==> flow/design.v <==
module surrounding(CLK,rst,EN,TRIG1,TRIG2,TRIG3,TRIG4,TRIG5,ECHO1,ECHO2,ECHO3,ECHO4,ECHO5,min,distance);
input CLK;                
input rst;                
input EN;                 
output reg [3:0] distance;
output reg TRIG1,TRIG2,TRIG3,TRIG4,TRIG5;          
input ECHO1,ECHO2,ECHO3,ECHO4,ECHO5;               
output reg [3:0] min;    
reg [24:0] count;
reg [24:0] count0,count1,count2,count3,count4,count5;
reg [24:0] countsg;
always @(posedge CLK)
begin
    if(rst)
    begin
        count<=0;
        TRIG1<=0;
        TRIG2<=0;
        TRIG3<=0;
        TRIG4<=0;
        TRIG5<=0;
    end
    else if(EN==1)
	 begin 
	     TRIG1<=0;
		  TRIG2<=0;
		  TRIG3<=0;
		  TRIG4<=0;
		  TRIG5<=0;
	 end
	 else if(EN==0)
	 begin
	     if(count==0|count==1)  
		  begin
		        TRIG1<=1;
		        TRIG2<=1;
		        TRIG3<=1;
		        TRIG4<=1;
		        TRIG5<=1;
				  count<=count+1;
		  end
		  else if(count==5000)         
		  begin 
		        TRIG1<=0;
		        TRIG2<=0;
		        TRIG3<=0;
		        TRIG4<=0;
		        TRIG5<=0;
		        count<=0;
		  end
		  else 
		  begin 
		        TRIG1<=0;
		        TRIG2<=0;
		        TRIG3<=0;
		        TRIG4<=0;
		        TRIG5<=0;
				  count<=count+1;
		  end
	  end
end
always @(posedge CLK)
if(rst)
begin
    count0<=0;
    count1<=0;
    count2<=0;
    count3<=0;
    count4<=0;
    count5<=0;
    min<=0;
    distance<=0;
end
else
begin
    if(count0==5000)
	 begin
	     count0<=0;
	     count1<=0;
		  count2<=0;
		  count3<=0;
		  count4<=0;
		  count5<=0;
		  min<=0;
    end	  
	 else
	 begin
		   count0<=count0+1;
	      if(ECHO1==1)
			begin 
				count1<=count1+1;
			end
			if(ECHO2==1)
			begin 
			count2<=count2+1;
			end
			if(ECHO3==1)
			begin 
			count3<=count3+1;
			end
			if(ECHO4==1)
			begin 
			count4<=count4+1;
			end
			if(ECHO5==1)
			begin 
				count5<=count5+1;
			end
	 end
	 if(ECHO1+ECHO2+ECHO3+ECHO4+ECHO5==4)
	 begin
	     if(count1>58&&count2>58&&count3>58&&count4>58&&count5>58)  
		  begin
		      min<=0;
				distance<=0;
        end
        else if(ECHO1==0)
        begin
            min<=1;
				distance<=count1*10/58;
        end
        else if(ECHO2==0)
        begin
            min<=2;
				distance<=count2*10/58;
        end
        else if(ECHO3==0)
        begin
            min<=3;
            distance<=count3*10/58;
		  end 
        else if(ECHO4==0)
        begin
            min<=4;
				distance<=count4*10/58;
        end
        else if(ECHO5==0)
        begin
            min<=5;
				distance<=count5*10/58;
        end			  
	 end
end
endmodule
module surrounding_driver(CLK,rst,CE20,EN,minsg,SG90);
input EN;                 
input [3:0] minsg;
output reg SG90;    
input CLK;                    
input rst;                    
input CE20;                   
reg [24:0] pwm;
reg [24:0] count;
always @(posedge CLK)
begin
	  if(rst) pwm<=0;
	  else if(CE20)
	  case(minsg)
		  0:begin pwm<=0; end
		  1:begin pwm<=40;  end
		  2:begin pwm<=60; end
		  3:begin pwm<=80; end
		  4:begin pwm<=100;end
		  5:begin pwm<=120; end
		  default: pwm<=0; 
	  endcase
end
always @(posedge CLK)
begin
     if(rst)
	  begin
	       count<=0;
	       SG90<=0;
	  end
     else if(count==1000)
	  begin
	       count<=0;
	  end
	  else if(count<pwm) 
	       begin 
			     SG90<=1;
				  count<=count+1;
			 end
	  else
	       begin
			     SG90<=0;
				  count<=count+1;
			 end
end
endmodule
module display_dis(clk,rst,distance,dig,seg);
input clk;
input rst;
input [3:0]distance;
output reg[3:0]dig;
output reg[6:0]seg;
reg[3:0]data1,data2;
reg[3:0]data;
reg q;
always@(posedge clk)
if(rst)
begin
data1<=0;data2<=0;
end
else
begin
data1<=distance%10;
data2<=distance/10;
end
always @(posedge clk)
if(rst)
begin
	q<=0;dig<=0;data<=0;
end
else
begin
	q<=q+1;
	case(q)
	1'd0 : begin dig<=4'b0001; data<=data1; end
	1'd1 : begin dig<=4'b0010; data<=data2; end
	endcase
end
always @(data)
begin 
	case(data)
   4'd0 : seg=7'b1111110;
   4'd1 : seg=7'b0110000;
   4'd2 : seg=7'b1101101;
   4'd3 : seg=7'b1111001;
   4'd4 : seg=7'b0110011;
   4'd5 : seg=7'b1011011;
   4'd6 : seg=7'b1011111;
   4'd7 : seg=7'b1110000;
   4'd8 : seg=7'b1111111;
   4'd9 : seg=7'b1111011;
   default : seg=7'b1111110;
   endcase
end
endmodule
module sur(
    input        CLK,
    input        rst,
    input        EN_sur,
    input        ECHO1,
    input        ECHO2,
    input        ECHO3,
    input        ECHO4,
    input        ECHO5,
    output       TRIG1,
    output       TRIG2,
    output       TRIG3,
    output       TRIG4,
    output       TRIG5,
    output       SG90,
    output [3:0] dig,
    output [6:0] seg,
    output [3:0] dis
);
wire [3:0] min;
wire [3:0] distance;
reg [24:0] count2;
reg        CLK2;
wire       CE20 = (count2 == 2000) && !CLK2;
always @(posedge CLK)
begin
    if (rst)
    begin
        count2 <= 0;
        CLK2   <= 0;
    end
    else if (count2 == 2000)
    begin
        count2 <= 0;
        CLK2   <= ~CLK2;
    end
    else
        count2 <= count2 + 1;
end
surrounding inst4(
    .CLK(CLK), .rst(rst), .EN(EN_sur),
    .TRIG1(TRIG1), .TRIG2(TRIG2), .TRIG3(TRIG3), .TRIG4(TRIG4), .TRIG5(TRIG5),
    .ECHO1(ECHO1), .ECHO2(ECHO2), .ECHO3(ECHO3), .ECHO4(ECHO4), .ECHO5(ECHO5),
    .min(min), .distance(distance)
);
surrounding_driver inst1(
    .CLK(CLK), .rst(rst), .CE20(CE20), .EN(EN_sur), .minsg(min), .SG90(SG90)
);
display_dis inst(
    .clk(CLK), .rst(rst), .distance(distance), .dig(dig), .seg(seg)
);
assign dis = distance;
endmodule
Step by step through the tools: sur
What the tools print for sur, step after step.
Lines are those of the file above, counted from 1.
Operators carry their Yosys type and port widths (W data, S select, Z words).
{ "design": {"top_module": "sur", "clock_port": "CLK", "library": "sky130hd", "lib_corner": "tt_025C_1v80"} }

Elaborated design
Counts by Yosys on the flattened word-level netlist (proc, flatten, opt, wreduce; memories kept). Print and check cells are left out. Cells with the same type and inputs are merged into one.
Memory sizes are those after Yosys's memory passes, which may raise the word count (mostly to a power of two), join words into wider ones and drop unused or constant bits.
{ "bits": {"register_bits": 274, "mem_bits_ro": 112, "clocked_rd_ports_x_width": 7, "n_memories": 1, "input_bits": 8, "out_inout_bits": 21, "wordCells": 101} }
{ "op_classes": {"addsub": 14, "multipliers": 5, "div": 7, "n_cmp": 6, "n_eq": 12, "muxes": 22, "logic": 3, "reduce_and_logical": 12} }
{ "mem_list": {"columns": ["memory", "words", "word_bits", "read_ports", "wr", "line_no", "text"], "rows": [
  ["(no name shown)", 16, 7, 1, 0, 225, "case(data)"]
]} }
{ "ops": {"columns": ["op", "n"], "rows": [
  ["$div A32 B6 Y32 const B", 5],
  ["$mul A25 B3 Y28 const B", 5],
  ["$add A25 B1 Y25 const B", 9],
  ["$div A4 B4 Y32 const B", 1],
  ["$mod A4 B4 Y32 const B", 1],
  ["$gt A25 B6 Y1 const B", 5],
  ["$add A32 B1 Y32", 3],
  ["$mux W4", 15],
  ["$eq A25 B13 Y1 const B", 2],
  ["$mux W25", 2],
  ["$pmux W7 S5", 1],
  ["$eq A32 B3 Y1 const B", 1],
  ["$eq A25 B1 Y1 const B", 1],
  ["$eq A25 B10 Y1 const B", 1],
  ["$eq A25 B11 Y1 const B", 1],
  ["$lt A25 B25 Y1", 1],
  ["$logic_not A25 Y1", 1],
  ["$pmux W4 S2", 2],
  ["$reduce_or A2 Y1", 4],
  ["$eq A4 B2 Y1 const B", 2],
  ["$eq A4 B3 Y1 const B", 2],
  ["$ne A6 B5 Y1 const B", 1],
  ["$logic_and A1 B1 Y1", 5],
  ["$eq A4 B1 Y1 const B", 1],
  ["$add A1 B1 Y2", 1],
  ["$not A1 Y1", 2],
  ["$reduce_and A2 Y1", 1],
  ["$mux W1", 2]
]} }
Other operator kinds: 3; their cells: 3.

Longest topological paths
Longest topological path by Yosys (ltp), each cell counted once; first at word level (registers and memories cut), then after technology mapping (sequential cells cut; the memories' decode and read muxes count).
{ "logic_depth": {"word_depth": 9, "abc_area": 1, "ltp_mapped": 138, "depth_no_buf": 138} }

After synthesis
Source: synth_stat.txt of the flow (Yosys; design flattened, memories mapped). It holds for the ABC_AREA given above (unset counts as 0); a run with the other value may have another netlist.
{ "by_type": {"columns": ["cell", "n", "type_area_um2"], "rows": [
  ["sky130_fd_sc_hd__dfxtp_1", 256, 5.12E+03],
  ["sky130_fd_sc_hd__nand2_1", 914, 3430.79],
  ["sky130_fd_sc_hd__ha_1", 261, 3.27E+03],
  ["sky130_fd_sc_hd__inv_1", 531, 1.99E+03],
  ["sky130_fd_sc_hd__nor2_1", 387, 1.45E+03],
  ["sky130_fd_sc_hd__a21oi_1", 278, 1.39E+03],
  ["sky130_fd_sc_hd__nand3_1", 268, 1.34E+03],
  ["sky130_fd_sc_hd__xor2_1", 82, 718.189],
  ["sky130_fd_sc_hd__nor3_1", 143, 715.686],
  ["sky130_fd_sc_hd__o21ai_0", 121, 605.581],
  ["sky130_fd_sc_hd__nand4_1", 79, 494.224],
  ["sky130_fd_sc_hd__nand2_2", 70, 437.92],
  ["sky130_fd_sc_hd__nor4_1", 63, 394.128],
  ["sky130_fd_sc_hd__xnor2_1", 39, 341.578],
  ["sky130_fd_sc_hd__nand3_2", 29, 290.278],
  ["sky130_fd_sc_hd__inv_2", 59, 221.462],
  ["sky130_fd_sc_hd__o21ai_1", 37, 185.178],
  ["sky130_fd_sc_hd__nand3_4", 10, 175.168]
]} }
Other cell types: 51; their cells: 341.
{ "synth_totals": {"cells": 3968, "area_um2": 25195.4, "seqArea_um2": 5124.9, "flip_flops": 256, "buffers": 55} }

Path before layout
OpenSTA on the mapped netlist: ideal clock, no wires. The path of least setup slack (recovery checks aside). Input and output delay are each 20% of the period. Register names are those of the netlist, which keeps one name where synthesis merged equal registers.
{ "synth_timing": {"kind": "input to register", "from": "input port ECHO2", "to": "register inst4.distance[0]", "period_ps": 25000, "input_delay_ps": 5000, "setup_time_ps": 112, "t_first_pin_ps": 5000, "t_arrival_ps": 14255, "t_required_ps": 24888, "setup_slack_ps": 10633, "path_delay_ps": 9367, "stages": 105, "n_path_buf": 2, "synth_period_reached_ps": 14367} }
"path_delay_ps" is the arrival time less input delay plus setup time.
"stages" counts driving pins, that of a launching flip-flop among them; a cell with two outputs on the path counts twice.
"synth_period_reached_ps" is the clock period less the worst setup slack; recovery checks do not enter. This is arithmetic on one report: input and output delays are still those of the set period (20% each).
Between the ends stands the longest chain of elaborated cells between them, by number of cells; it is not shown to be the way that was timed. Of several equally long chains one is given.
Each line given opens the expression or statement behind the cell; cells for indexed reads and writes are added by Yosys, which also makes memories of some case tables.
A register here has more assigning lines than the two given.
{ "synth_between": {"path_cell_list": "sky130_fd_sc_hd__clkbuf_1 -> sky130_fd_sc_hd__inv_1 -> sky130_fd_sc_hd__buf_6 -> sky130_fd_sc_hd__nor2_1 -> sky130_fd_sc_hd__nand3_1 -> sky130_fd_sc_hd__nand3_1 -> sky130_fd_sc_hd__a21oi_2 -> sky130_fd_sc_hd__inv_2 -> sky130_fd_sc_hd__nand3_1 -> sky130_fd_sc_hd__nand2_2 -> sky130_fd_sc_hd__nor2_2 -> sky130_fd_sc_hd__o21ai_1 -> sky130_fd_sc_hd__nand2_2 -> sky130_fd_sc_hd__nor2_2 -> sky130_fd_sc_hd__nand3_2 -> sky130_fd_sc_hd__nand2_2 -> sky130_fd_sc_hd__nand2_2 -> sky130_fd_sc_hd__nand2_2 -> (+69 left out) -> sky130_fd_sc_hd__nor2_1 -> sky130_fd_sc_hd__nor2_1 -> sky130_fd_sc_hd__o21ai_1 -> sky130_fd_sc_hd__nand2_2 -> sky130_fd_sc_hd__nor2_4 -> sky130_fd_sc_hd__nand3_4 -> sky130_fd_sc_hd__nand2_2 -> sky130_fd_sc_hd__nand2_2 -> sky130_fd_sc_hd__nand3_2 -> sky130_fd_sc_hd__nand3_2 -> sky130_fd_sc_hd__nand2_2 -> sky130_fd_sc_hd__nand2_1 -> sky130_fd_sc_hd__nand2_1 -> sky130_fd_sc_hd__nand2_1 -> sky130_fd_sc_hd__nand2_1 -> sky130_fd_sc_hd__nand2_1 -> sky130_fd_sc_hd__nand2_1 -> sky130_fd_sc_hd__nand2_1", "elab_chain_len": 6, "cells_between": 10, "lines_between": 4, "classes_between": "4 x add/sub; 2 x eq/ne; 3 x mux; 1 x reduce/logical"} }
{ "synth_lines": {"columns": ["item", "line_no", "text"], "rows": [
  ["start: declaration", 245, "input        ECHO2,"],
  ["$add A1 B1 Y2", 110, "if(ECHO1+ECHO2+ECHO3+ECHO4+ECHO5==4)"],
  ["$add A32 B1 Y32 x3", 110, null],
  ["$eq A32 B3 Y1", 110, null],
  ["$reduce_and A2 Y1", null, null],
  ["end: assignment", 120, "distance<=count1*10/58;"],
  ["end: assignment", 125, "distance<=count2*10/58;"],
  ["end: declaration", 5, "output reg [3:0] distance;"]
]} }

Path in the finished layout
From the final timing report of flow run A: the path of least setup slack in the routed layout; clock arrival at registers is part of the times.
The path's times are printed in steps of 10 ps; the period is the one set.
{ "layout_timing": {"kind": "input to register", "from": "input port ECHO2", "to": "register inst4.distance[0]", "period_ps": 21000, "input_delay_ps": 4200, "setup_time_ps": 100, "t_first_pin_ps": 4200, "t_arrival_ps": 16460, "t_required_ps": 21480, "setup_slack_ps": 5020, "stages": 110, "n_path_buf": 3} }
Between the ends stands the longest chain of elaborated cells between them, by number of cells; it is not shown to be the way that was timed. Of several equally long chains one is given.
A register here has more assigning lines than the two given.
{ "layout_between": {"path_cell_list": "sky130_fd_sc_hd__clkdlybuf4s50_1 -> sky130_fd_sc_hd__clkbuf_1 -> sky130_fd_sc_hd__inv_1 -> sky130_fd_sc_hd__buf_6 -> sky130_fd_sc_hd__nor2_1 -> sky130_fd_sc_hd__nand3_1 -> sky130_fd_sc_hd__nand3_1 -> sky130_fd_sc_hd__a21oi_2 -> sky130_fd_sc_hd__inv_2 -> sky130_fd_sc_hd__nand2_2 -> sky130_fd_sc_hd__nand2_1 -> sky130_fd_sc_hd__nand2_1 -> sky130_fd_sc_hd__nor2_2 -> sky130_fd_sc_hd__nand2_1 -> sky130_fd_sc_hd__nand2_1 -> sky130_fd_sc_hd__nand2_1 -> sky130_fd_sc_hd__nand3_2 -> sky130_fd_sc_hd__nand2_1 -> (+74 left out) -> sky130_fd_sc_hd__nand3_2 -> sky130_fd_sc_hd__nand2_1 -> sky130_fd_sc_hd__nand2_1 -> sky130_fd_sc_hd__nand3_2 -> sky130_fd_sc_hd__nand3_4 -> sky130_fd_sc_hd__nand2_2 -> sky130_fd_sc_hd__nand2_2 -> sky130_fd_sc_hd__nand2_4 -> sky130_fd_sc_hd__inv_2 -> sky130_fd_sc_hd__nand3_2 -> sky130_fd_sc_hd__nand2_2 -> sky130_fd_sc_hd__nand2_1 -> sky130_fd_sc_hd__nand2_1 -> sky130_fd_sc_hd__nand2_1 -> sky130_fd_sc_hd__nand2_1 -> sky130_fd_sc_hd__nand2_1 -> sky130_fd_sc_hd__nand2_1 -> sky130_fd_sc_hd__nand2_1", "elab_chain_len": 6, "cells_between": 10, "lines_between": 4, "classes_between": "4 x add/sub; 2 x eq/ne; 3 x mux; 1 x reduce/logical"} }
{ "layout_lines": {"columns": ["item", "line_no", "text"], "rows": [
  ["start: declaration", 245, "input        ECHO2,"],
  ["$add A1 B1 Y2", 110, "if(ECHO1+ECHO2+ECHO3+ECHO4+ECHO5==4)"],
  ["$add A32 B1 Y32 x3", 110, null],
  ["$eq A32 B3 Y1", 110, null],
  ["$reduce_and A2 Y1", null, null],
  ["end: assignment", 120, "distance<=count1*10/58;"],
  ["end: assignment", 125, "distance<=count2*10/58;"],
  ["end: declaration", 5, "output reg [3:0] distance;"]
]} }

## Implementation results

Settings and measured results of 5 stored flow runs for module sur (sky130hd), not sorted in any way. The constraints put input and output delay at 20% of the set period each and load the outputs with 0.01 pF.
"clock_period_reached_ps" means the clock period less the worst setup slack. The figure is calculated, with input and output delays left at 20% of the set period.
[
  {
    "run": "flow run A",
    "settings": { "ABC_AREA": 1, "CAP_MARGIN": 15, "CELL_PAD_IN_SITES_GLOBAL_PLACEMENT": 2, "CORE_UTILIZATION": 17, "CTS_CLUSTER_DIAMETER": 118, "CTS_CLUSTER_SIZE": 13, "GPL_ROUTABILITY_DRIVEN": 0, "GPL_TIMING_DRIVEN": 0, "HOLD_SLACK_MARGIN": 0.28, "MAX_ROUTING_LAYER": "met4", "SLEW_MARGIN": 25, "TNS_END_PERCENT": 10, "period_ns": 21.0, "CORE_MARGIN": 2 },
    "results": { "hold_worst_slack_ps": 446, "die_footprint_um2": 151305.0, "synth_chip_area_um2": 25195.4, "clock_period_reached_ps": 15980, "final_util_pct": 19.4, "fin_tns_ps": 0, "timing.setup.ws_ps": 5020 }
  },
  {
    "run": "flow run B",
    "settings": { "ABC_AREA": 0, "CORE_ASPECT_RATIO": 0.91, "CORE_MARGIN": 7, "CORE_UTILIZATION": 21, "CTS_CLUSTER_DIAMETER": 307, "GPL_ROUTABILITY_DRIVEN": 0, "GPL_TIMING_DRIVEN": 0, "HOLD_SLACK_MARGIN": 0.23, "PLACE_DENSITY_LB_ADDON": 0.15, "SLEW_MARGIN": 5, "TNS_END_PERCENT": 60, "period_ns": 35.1, "CAP_MARGIN": 20 },
    "results": { "timing.setup.ws_ps": 11457, "clock_period_reached_ps": 23643, "die_footprint_um2": 136073.0, "fin_tns_ps": 0, "synth_chip_area_um2": 26445.4, "hold_worst_slack_ps": 477, "final_util_pct": 23.9 }
  },
  {
    "run": "flow run C",
    "settings": { "CAP_MARGIN": 35, "CELL_PAD_IN_SITES_DETAIL_PLACEMENT": 2, "CORE_ASPECT_RATIO": 0.59, "CORE_MARGIN": 3, "CORE_UTILIZATION": 32, "CTS_CLUSTER_DIAMETER": 279, "MAX_ROUTING_LAYER": "met4", "SETUP_SLACK_MARGIN": 4.02, "TNS_END_PERCENT": 30, "period_ns": 18.5, "SLEW_MARGIN": 20 },
    "results": { "clock_period_reached_ps": 18712, "hold_worst_slack_ps": 507, "fin_tns_ps": -351, "timing.setup.ws_ps": -212, "synth_chip_area_um2": 26445.4, "die_footprint_um2": 86248.7, "final_util_pct": 40.7 }
  },
  {
    "run": "flow run D",
    "settings": { "ABC_AREA": 0, "CAP_MARGIN": 10, "CELL_PAD_IN_SITES_GLOBAL_PLACEMENT": 2, "CORE_UTILIZATION": 17, "CTS_CLUSTER_DIAMETER": 118, "CTS_CLUSTER_SIZE": 13, "GPL_ROUTABILITY_DRIVEN": 0, "GPL_TIMING_DRIVEN": 0, "MAX_ROUTING_LAYER": "met4", "SLEW_MARGIN": 25, "TNS_END_PERCENT": 10, "period_ns": 21.0, "CORE_MARGIN": 2 },
    "results": { "synth_chip_area_um2": 26445.4, "final_util_pct": 19.5, "fin_tns_ps": 0, "die_footprint_um2": 158731.0, "hold_worst_slack_ps": 469, "clock_period_reached_ps": 19941, "timing.setup.ws_ps": 1059 }
  },
  {
    "run": "flow run E",
    "settings": { "ABC_AREA": 0, "CORE_ASPECT_RATIO": 0.61, "CORE_MARGIN": 2, "CORE_UTILIZATION": 62, "GPL_ROUTABILITY_DRIVEN": 1, "MAX_ROUTING_LAYER": "met5", "PLACE_DENSITY_LB_ADDON": 0.1, "TNS_END_PERCENT": 80, "period_ns": 21.8, "CAP_MARGIN": 20, "SLEW_MARGIN": 20 },
    "results": { "timing.setup.ws_ps": 917, "hold_worst_slack_ps": 473, "synth_chip_area_um2": 26445.4, "clock_period_reached_ps": 20883, "die_footprint_um2": 44372.8, "final_util_pct": 65.5, "fin_tns_ps": 0 }
  }
]
